==> flow/design.v <==
module MUX(input [31:0] DMAport, output reg [24:0] out0, out1, out2, out3, out4, out5);
	always @ (*) begin
		out0 = 25'b0;
		out1 = 25'b0;
		out2 = 25'b0;
		out3 = 25'b0;
		out4 = 25'b0;
		out5 = 25'b0;
		case(DMAport[2:0])
			3'b000: out0 = DMAport[31:7];
			3'b001: out1 = DMAport[31:7];
			3'b010: out2 = DMAport[31:7];
			3'b011: out3 = DMAport[31:7];
			3'b100: out4 = DMAport[31:7];
			3'b101: out5 = DMAport[31:7];
			default:;
		endcase
	end
endmodule
module Register(input clk, input rst, input enable, input [23:0] datain, output reg [23:0] dataout);
	always @ (posedge clk or posedge rst) begin
		if (rst)
			dataout <= 24'b0;
		else if(enable)
			dataout <= datain;
	end
endmodule
module Wallace_BaughWooley (
    input  signed [7:0] a,
    input  signed [7:0] b,
    output signed [15:0] prod
);
    assign prod = a * b;
endmodule
module ConvEngine (
    input         clk,
    input         rst,
    input  [31:0] DMAport,        
    input         acc_enable,     
    input         acc_clear,      
    output [31:0] result          
);
    wire [24:0] mux_out0, mux_out1, mux_out2, mux_out3, mux_out4, mux_out5;
    MUX demux (
        .DMAport(DMAport),
        .out0(mux_out0),
        .out1(mux_out1),
        .out2(mux_out2),
        .out3(mux_out3),
        .out4(mux_out4),
        .out5(mux_out5)
    );
    wire [23:0] reg_data [5:0];
    Register reg0 (
        .clk(clk),
        .rst(rst),
        .enable(mux_out0[0]),
        .datain(mux_out0[24:1]),
        .dataout(reg_data[0])
    );
    Register reg1 (
        .clk(clk),
        .rst(rst),
        .enable(mux_out1[0]),
        .datain(mux_out1[24:1]),
        .dataout(reg_data[1])
    );
    Register reg2 (
        .clk(clk),
        .rst(rst),
        .enable(mux_out2[0]),
        .datain(mux_out2[24:1]),
        .dataout(reg_data[2])
    );
    Register reg3 (
        .clk(clk),
        .rst(rst),
        .enable(mux_out3[0]),
        .datain(mux_out3[24:1]),
        .dataout(reg_data[3])
    );
    Register reg4 (
        .clk(clk),
        .rst(rst),
        .enable(mux_out4[0]),
        .datain(mux_out4[24:1]),
        .dataout(reg_data[4])
    );
    Register reg5 (
        .clk(clk),
        .rst(rst),
        .enable(mux_out5[0]),
        .datain(mux_out5[24:1]),
        .dataout(reg_data[5])
    );
    wire signed [7:0] pixel [8:0];
    wire signed [7:0] kernel [8:0];
    assign pixel[0] = reg_data[0][23:16];
    assign pixel[1] = reg_data[0][15:8];
    assign pixel[2] = reg_data[0][7:0];
    assign pixel[3] = reg_data[1][23:16];
    assign pixel[4] = reg_data[1][15:8];
    assign pixel[5] = reg_data[1][7:0];
    assign pixel[6] = reg_data[2][23:16];
    assign pixel[7] = reg_data[2][15:8];
    assign pixel[8] = reg_data[2][7:0];
    assign kernel[0] = reg_data[3][23:16];
    assign kernel[1] = reg_data[3][15:8];
    assign kernel[2] = reg_data[3][7:0];
    assign kernel[3] = reg_data[4][23:16];
    assign kernel[4] = reg_data[4][15:8];
    assign kernel[5] = reg_data[4][7:0];
    assign kernel[6] = reg_data[5][23:16];
    assign kernel[7] = reg_data[5][15:8];
    assign kernel[8] = reg_data[5][7:0];
    wire signed [15:0] prod [8:0];
    Wallace_BaughWooley mult0 (.a(pixel[0]), .b(kernel[0]), .prod(prod[0]));
    Wallace_BaughWooley mult1 (.a(pixel[1]), .b(kernel[1]), .prod(prod[1]));
    Wallace_BaughWooley mult2 (.a(pixel[2]), .b(kernel[2]), .prod(prod[2]));
    Wallace_BaughWooley mult3 (.a(pixel[3]), .b(kernel[3]), .prod(prod[3]));
    Wallace_BaughWooley mult4 (.a(pixel[4]), .b(kernel[4]), .prod(prod[4]));
    Wallace_BaughWooley mult5 (.a(pixel[5]), .b(kernel[5]), .prod(prod[5]));
    Wallace_BaughWooley mult6 (.a(pixel[6]), .b(kernel[6]), .prod(prod[6]));
    Wallace_BaughWooley mult7 (.a(pixel[7]), .b(kernel[7]), .prod(prod[7]));
    Wallace_BaughWooley mult8 (.a(pixel[8]), .b(kernel[8]), .prod(prod[8]));
    wire signed [31:0] prod_ext [8:0];
    assign prod_ext[0] = {{16{prod[0][15]}}, prod[0]};
    assign prod_ext[1] = {{16{prod[1][15]}}, prod[1]};
    assign prod_ext[2] = {{16{prod[2][15]}}, prod[2]};
    assign prod_ext[3] = {{16{prod[3][15]}}, prod[3]};
    assign prod_ext[4] = {{16{prod[4][15]}}, prod[4]};
    assign prod_ext[5] = {{16{prod[5][15]}}, prod[5]};
    assign prod_ext[6] = {{16{prod[6][15]}}, prod[6]};
    assign prod_ext[7] = {{16{prod[7][15]}}, prod[7]};
    assign prod_ext[8] = {{16{prod[8][15]}}, prod[8]};
    wire signed [31:0] sum_products;
    assign sum_products = prod_ext[0] + prod_ext[1] + prod_ext[2] +
                          prod_ext[3] + prod_ext[4] + prod_ext[5] +
                          prod_ext[6] + prod_ext[7] + prod_ext[8];
    reg signed [31:0] accumulator;
    always @(posedge clk or posedge rst) begin
        if (rst) begin
            accumulator <= 32'b0;
        end else if (acc_clear) begin
            accumulator <= 32'b0;
        end else if (acc_enable) begin
            accumulator <= accumulator + sum_products;
        end
    end
    assign result = accumulator;
endmodule
-- Step by step through the tools: ConvEngine
The steps from the RTL of ConvEngine to its reports follow in flow order.
Line numbers count from 1 in the design file above.
Operators carry their Yosys type and port widths (W data, S select, Z words).
Cell names lack the library's common part.
Not given: --
- design top: ConvEngine
- clock: clk
- cell library: sky130hd
- corner: tt_025C_1v80

-- Elaborated design
Source: Yosys, flattened and elaborated. Widths are those after wreduce. Registers that Yosys merges into a memory's read port (data or address) are not register bits. Print and check cells do not count. Equal cells are merged and count once.
- add/sub/neg operators at 9
- multiply operators at 9
- noted equal/unequal tests: 5
- noted mux-type cells: 8
- reduce/logical cells at 2
- operator list (operator ; number):
    $mul A8 B8 Y16 ; 9
    $mux W25 ; 6
    $mux W32 ; 2
    $add A32 B24 Y32 ; 1
    $add A23 B16 Y24 ; 1
    $add A22 B16 Y23 ; 1
    $add A21 B16 Y22 ; 1
    $add A20 B16 Y21 ; 1
    $add A19 B16 Y20 ; 1
    $add A18 B16 Y19 ; 1
    $add A17 B16 Y18 ; 1
    $add A16 B16 Y17 ; 1
    $eq A3 B2 Y1 const B ; 2
    $eq A3 B3 Y1 const B ; 2
    $eq A3 B1 Y1 const B ; 1
    $logic_not A3 Y1 ; 1
    $reduce_bool A2 Y1 ; 1
- register bits at 176
- input bits: 36
- output and inout port bits at 32
- cells after elaboration: 40

-- Logic depth
Depth = most cells in a row (Yosys ltp): at word level without a register or memory, in the mapped netlist without a sequential cell, where the memories' decode and read muxes count.
- word-level depth: 12
- noted ABC_AREA: 0
- depth in mapped cells: 31
- noted mapped depth without buffers: 30

-- Mapped cells and area
Source: synth_stat.txt of the flow (Yosys; design flattened, memories mapped). It holds for the ABC_AREA given above (unset counts as 0); a run with the other value may have another netlist.
- cell types (cell ; number ; area in all (um^2)):
    fa_1 ; 908 ; 1.82E+04
    dfrtp_1 ; 176 ; 4.4E+03
    inv_1 ; 1044 ; 3.92E+03
    ha_1 ; 215 ; 2690.08
    and2_1 ; 307 ; 1.92E+03
    mux2_2 ; 144 ; 1.62E+03
    nand2_1 ; 214 ; 803.27
    xnor2_1 ; 28 ; 245.235
    nand2b_1 ; 35 ; 218.96
    nor2b_1 ; 34 ; 212.704
    clkbuf_1 ; 55 ; 206.448
    mux2i_1 ; 18 ; 180.173
    nor2_1 ; 43 ; 161.405
    a21oi_1 ; 23 ; 115.11
    o21ai_0 ; 14 ; 70.067
    a21o_1 ; 9 ; 67.565
    o21a_1 ; 9 ; 67.565
    xor2_1 ; 7 ; 61.309
Not listed: further types 39, cells in them 80.
- standard cells after synthesis: 3363
- cell area after synthesis: 35741.8 um^2
- flip-flops: 176
The figures by module come from a second, unflattened synthesis with its own total; it is not the netlist above.
- cells (unflattened synthesis) at 3817
- noted area total of the unflattened synthesis: 38440.6 um^2
Each row is one instance without its submodules.
- by module (module ; times used ; cells ; area (um^2)):
    Wallace_BaughWooley ; 9 ; 284 ; 2512.4
    ConvEngine ; 1 ; 751 ; 7728.7
    Register ; 6 ; 52 ; 1001.0
    MUX ; 1 ; 198 ; 2094.5

-- Path before layout
OpenSTA on the mapped netlist: ideal clock, no wires. The path of least setup slack (recovery checks aside). Input and output delay are each 20% of the period. Register names are those of the netlist, which keeps one name where synthesis merged equal registers.
- path type: register to register
- start: reg reg3.dataout[16]
- end: reg accumulator[31]
- clock period: 10000 ps
- setup time: 82 ps
- time at the first pin at 0 ps
- arrival time at 8613 ps
- setup slack at 1305 ps
- noted path delay: 8695 ps
- noted driving pins on the path: 26
- synthesis period reached: 8695 ps
"path delay" = arrival - input delay + setup time.
"driving pins on the path": output pins that drive a net of the path, with the launching flip-flop's if there is one; two outputs of one cell count as two.
"synthesis period reached" is the clock period less the worst setup slack; recovery checks do not enter. This is arithmetic on one report: input and output delays are still those of the set period (20% each).
Between the ends stands the longest chain of elaborated cells between them, by number of cells; it is not shown to be the way that was timed. Of several equally long chains one is given.
A line is the first line of the expression or statement that the cell stems from. Yosys adds cells for indexed reads and writes and turns some case tables into memories.
A register here has more assigning lines than the two given.
- cell sequence: dfrtp_1 -> clkbuf_1 -> and2_1 -> fa_1 -> fa_1 -> fa_1 -> fa_1 -> fa_1 -> inv_1 -> fa_1 -> inv_1 -> fa_1 -> fa_1 -> fa_1 -> inv_1 -> fa_1 -> inv_1 -> ha_1 -> a21oi_2 -> o21bai_1 -> a2111o_1 -> nor3b_2 -> o31a_2 -> a21oi_2 -> or4b_1 -> a31oi_1
- noted cells in the longest elaborated chain: 12
- elaborated cells on any way between the ends: 12
- ends and longest elaborated chain, post-synthesis (element ; line ; RTL):
    from (decl) ; 20 ; module Register(input clk, input rst, input enable, input [23:0] datain, output reg [23:0] dataout);
    from (assign) ; 23 ; dataout <= 24'b0;
    from (assign) ; 25 ; dataout <= datain;
    $mul A8 B8 Y16 ; 33 ; assign prod = a * b;
    $add A16 B16 Y17 ; 137 ;
    $add A17 B16 Y18 ; 137 ;
    $add A18 B16 Y19 ; 137 ;
    $add A19 B16 Y20 ; 137 ;
    $add A20 B16 Y21 ; 137 ;
    $add A21 B16 Y22 ; 137 ;
    $add A22 B16 Y23 ; 137 ;
    $add A23 B16 Y24 ; 137 ;
    $add A32 B24 Y32 ; 147 ;
    $mux W32 ; 146 ; end else if (acc_enable) begin
    $mux W32 ; 144 ; end else if (acc_clear) begin
    to (assign) ; 143 ; accumulator <= 32'b0;
    to (assign) ; 147 ;
    to (decl) ; 140 ; reg signed [31:0] accumulator;

-- Path in the finished layout
From the final timing report of run A: the path of least setup slack in the routed layout; clock arrival at registers is part of the times.
The path's times are printed in steps of 10 ps; the period is the one set.
- path type: register to register
- start: reg reg0.dataout[23]
- end: reg accumulator[31]
- clock period: 5500 ps
- setup time: 70 ps
- time at the first pin at 510 ps
- arrival time at 8960 ps
- setup slack at -3020 ps
- noted driving pins on the path: 29
Between the ends stands the longest chain of elaborated cells between them, by number of cells; it is not shown to be the way that was timed. Of several equally long chains one is given.
A register here has more assigning lines than the two given.
- cell sequence: dfrtp_2 -> buf_12 -> and2_4 -> fa_2 -> inv_2 -> fa_2 -> fa_2 -> buf_6 -> fa_1 -> inv_1 -> fa_1 -> inv_2 -> fa_1 -> inv_2 -> fa_1 -> fa_2 -> fa_1 -> inv_1 -> fa_1 -> inv_2 -> ha_4 -> a21oi_4 -> o21bai_1 -> a2111o_1 -> nor3b_4 -> o31a_2 -> a21oi_2 -> or4b_1 -> a31oi_1
- noted cells in the longest elaborated chain: 12
- elaborated cells on any way between the ends: 12
- ends and longest elaborated chain, post-layout (element ; line ; RTL):
    from (decl) ; 20 ; module Register(input clk, input rst, input enable, input [23:0] datain, output reg [23:0] dataout);
    from (assign) ; 23 ; dataout <= 24'b0;
    from (assign) ; 25 ; dataout <= datain;
    $mul A8 B8 Y16 ; 33 ; assign prod = a * b;
    $add A16 B16 Y17 ; 137 ;
    $add A17 B16 Y18 ; 137 ;
    $add A18 B16 Y19 ; 137 ;
    $add A19 B16 Y20 ; 137 ;
    $add A20 B16 Y21 ; 137 ;
    $add A21 B16 Y22 ; 137 ;
    $add A22 B16 Y23 ; 137 ;
    $add A23 B16 Y24 ; 137 ;
    $add A32 B24 Y32 ; 147 ;
    $mux W32 ; 146 ; end else if (acc_enable) begin
    $mux W32 ; 144 ; end else if (acc_clear) begin
    to (assign) ; 143 ; accumulator <= 32'b0;
    to (assign) ; 147 ;
    to (decl) ; 140 ; reg signed [31:0] accumulator;

## Implementation results

Measured data: module ConvEngine, platform sky130hd, 6 stored runs of the flow under differing settings, order arbitrary. Input and output delays are each 20% of the period that was set; the output load is 0.01 pF.
"period achieved": clock period set for the run, less the worst setup slack. It is reckoned from that one timing run; input and output delays stay at 20% of the period that was set.
"allowed time less slack (worst setup path)": the worst setup path's part of the clock period (all of it between registers, 20% less for each end at a port) less its slack. A launch clock that arrives late makes it longer, a capture clock that arrives late makes it shorter.
"allowed time less slack (worst setup path)" is known to 10 ps.

Run A
Settings were CORE_UTILIZATION = 37; CTS_CLUSTER_DIAMETER = 271; CTS_CLUSTER_SIZE = 97; GPL_ROUTABILITY_DRIVEN = 1; GPL_TIMING_DRIVEN = 1; MIN_ROUTING_LAYER = met1; PLACE_DENSITY_LB_ADDON = 0.07; SETUP_SLACK_MARGIN = -0.1; period_ns = 5.5; CAP_MARGIN = 20; CORE_MARGIN = 2; SLEW_MARGIN = 20
- post-route worst hold slack at 603 ps
- allowed time less slack (worst setup path): 8520 ps
- kind of the worst setup path: register to register
- noted the post-synthesis cell area: 35741.8 um^2
- noted the setup slack of the worst path: -3023 ps
- period achieved: 8523 ps
- standard-cell area after layout: 42991.2 um^2
- utilization after routing at 0.447
- area inside the die boundary at 99102.2 um^2
- final setup TNS at -71003 ps

Run B
Settings were CAP_MARGIN = 15; CELL_PAD_IN_SITES_DETAIL_PLACEMENT = 1; CORE_ASPECT_RATIO = 0.74; CORE_MARGIN = 9; CORE_UTILIZATION = 42; CTS_CLUSTER_SIZE = 90; GPL_ROUTABILITY_DRIVEN = 0; GPL_TIMING_DRIVEN = 1; HOLD_SLACK_MARGIN = 0.2; SETUP_SLACK_MARGIN = 0.65; TNS_END_PERCENT = 70; period_ns = 10.0; SLEW_MARGIN = 20
- post-route worst hold slack at 560 ps
- allowed time less slack (worst setup path): 9060 ps
- kind of the worst setup path: register to register
- noted the post-synthesis cell area: 35741.8 um^2
- noted the setup slack of the worst path: 937 ps
- period achieved: 9063 ps
- standard-cell area after layout: 38674.6 um^2
- utilization after routing at 0.462
- area inside the die boundary at 96044.3 um^2
- final setup TNS at 0 ps

Run C
Settings were CELL_PAD_IN_SITES_DETAIL_PLACEMENT = 0; CORE_ASPECT_RATIO = 1.61; CORE_MARGIN = 5; CORE_UTILIZATION = 21; CTS_CLUSTER_SIZE = 11; GPL_ROUTABILITY_DRIVEN = 1; GPL_TIMING_DRIVEN = 1; MAX_ROUTING_LAYER = met4; PLACE_DENSITY = 0.78; SETUP_SLACK_MARGIN = 0.42; SLEW_MARGIN = 20; period_ns = 7.01; CAP_MARGIN = 20
- post-route worst hold slack at 585 ps
- allowed time less slack (worst setup path): 8510 ps
- kind of the worst setup path: register to register
- noted the post-synthesis cell area: 35741.8 um^2
- noted the setup slack of the worst path: -1502 ps
- period achieved: 8512 ps
- standard-cell area after layout: 44239.9 um^2
- utilization after routing at 0.261
- area inside the die boundary at 178784.0 um^2
- final setup TNS at -27298 ps

Run D
Settings were CAP_MARGIN = 15; CELL_PAD_IN_SITES_DETAIL_PLACEMENT = 1; CORE_ASPECT_RATIO = 0.66; CORE_MARGIN = 9; CORE_UTILIZATION = 42; CTS_CLUSTER_SIZE = 73; GPL_ROUTABILITY_DRIVEN = 0; GPL_TIMING_DRIVEN = 1; HOLD_SLACK_MARGIN = 0.2; SETUP_SLACK_MARGIN = 0.65; TNS_END_PERCENT = 70; period_ns = 10.0; SLEW_MARGIN = 20
- post-route worst hold slack at 566 ps
- allowed time less slack (worst setup path): 9100 ps
- kind of the worst setup path: register to register
- noted the post-synthesis cell area: 35741.8 um^2
- noted the setup slack of the worst path: 905 ps
- period achieved: 9095 ps
- standard-cell area after layout: 38834.7 um^2
- utilization after routing at 0.463
- area inside the die boundary at 96153.5 um^2
- final setup TNS at 0 ps

Run E
Settings were CELL_PAD_IN_SITES_DETAIL_PLACEMENT = 1; CELL_PAD_IN_SITES_GLOBAL_PLACEMENT = 2; CORE_ASPECT_RATIO = 1.91; CORE_MARGIN = 7; CORE_UTILIZATION = 45; CTS_CLUSTER_DIAMETER = 387; CTS_CLUSTER_SIZE = 43; GPL_TIMING_DRIVEN = 0; MIN_ROUTING_LAYER = met2; PLACE_DENSITY = 0.65; SETUP_SLACK_MARGIN = 0.58; SLEW_MARGIN = 25; period_ns = 6.2; CAP_MARGIN = 20
- post-route worst hold slack at 578 ps
- allowed time less slack (worst setup path): 8850 ps
- kind of the worst setup path: register to register
- noted the post-synthesis cell area: 35741.8 um^2
- noted the setup slack of the worst path: -2647 ps
- period achieved: 8847 ps
- standard-cell area after layout: 40873.0 um^2
- utilization after routing at 0.52
- area inside the die boundary at 87928.5 um^2
- final setup TNS at -57510 ps

Run F
Settings were CAP_MARGIN = 15; CELL_PAD_IN_SITES_DETAIL_PLACEMENT = 1; CORE_MARGIN = 9; CORE_UTILIZATION = 42; GPL_ROUTABILITY_DRIVEN = 0; GPL_TIMING_DRIVEN = 0; SETUP_SLACK_MARGIN = 0.65; TNS_END_PERCENT = 70; period_ns = 10.0; SLEW_MARGIN = 20
- post-route worst hold slack at 568 ps
- allowed time less slack (worst setup path): 9100 ps
- kind of the worst setup path: register to register
- noted the post-synthesis cell area: 35741.8 um^2
- noted the setup slack of the worst path: 898 ps
- period achieved: 9102 ps
- standard-cell area after layout: 39043.7 um^2
- utilization after routing at 0.465
- area inside the die boundary at 95926.5 um^2
- final setup TNS at 0 ps
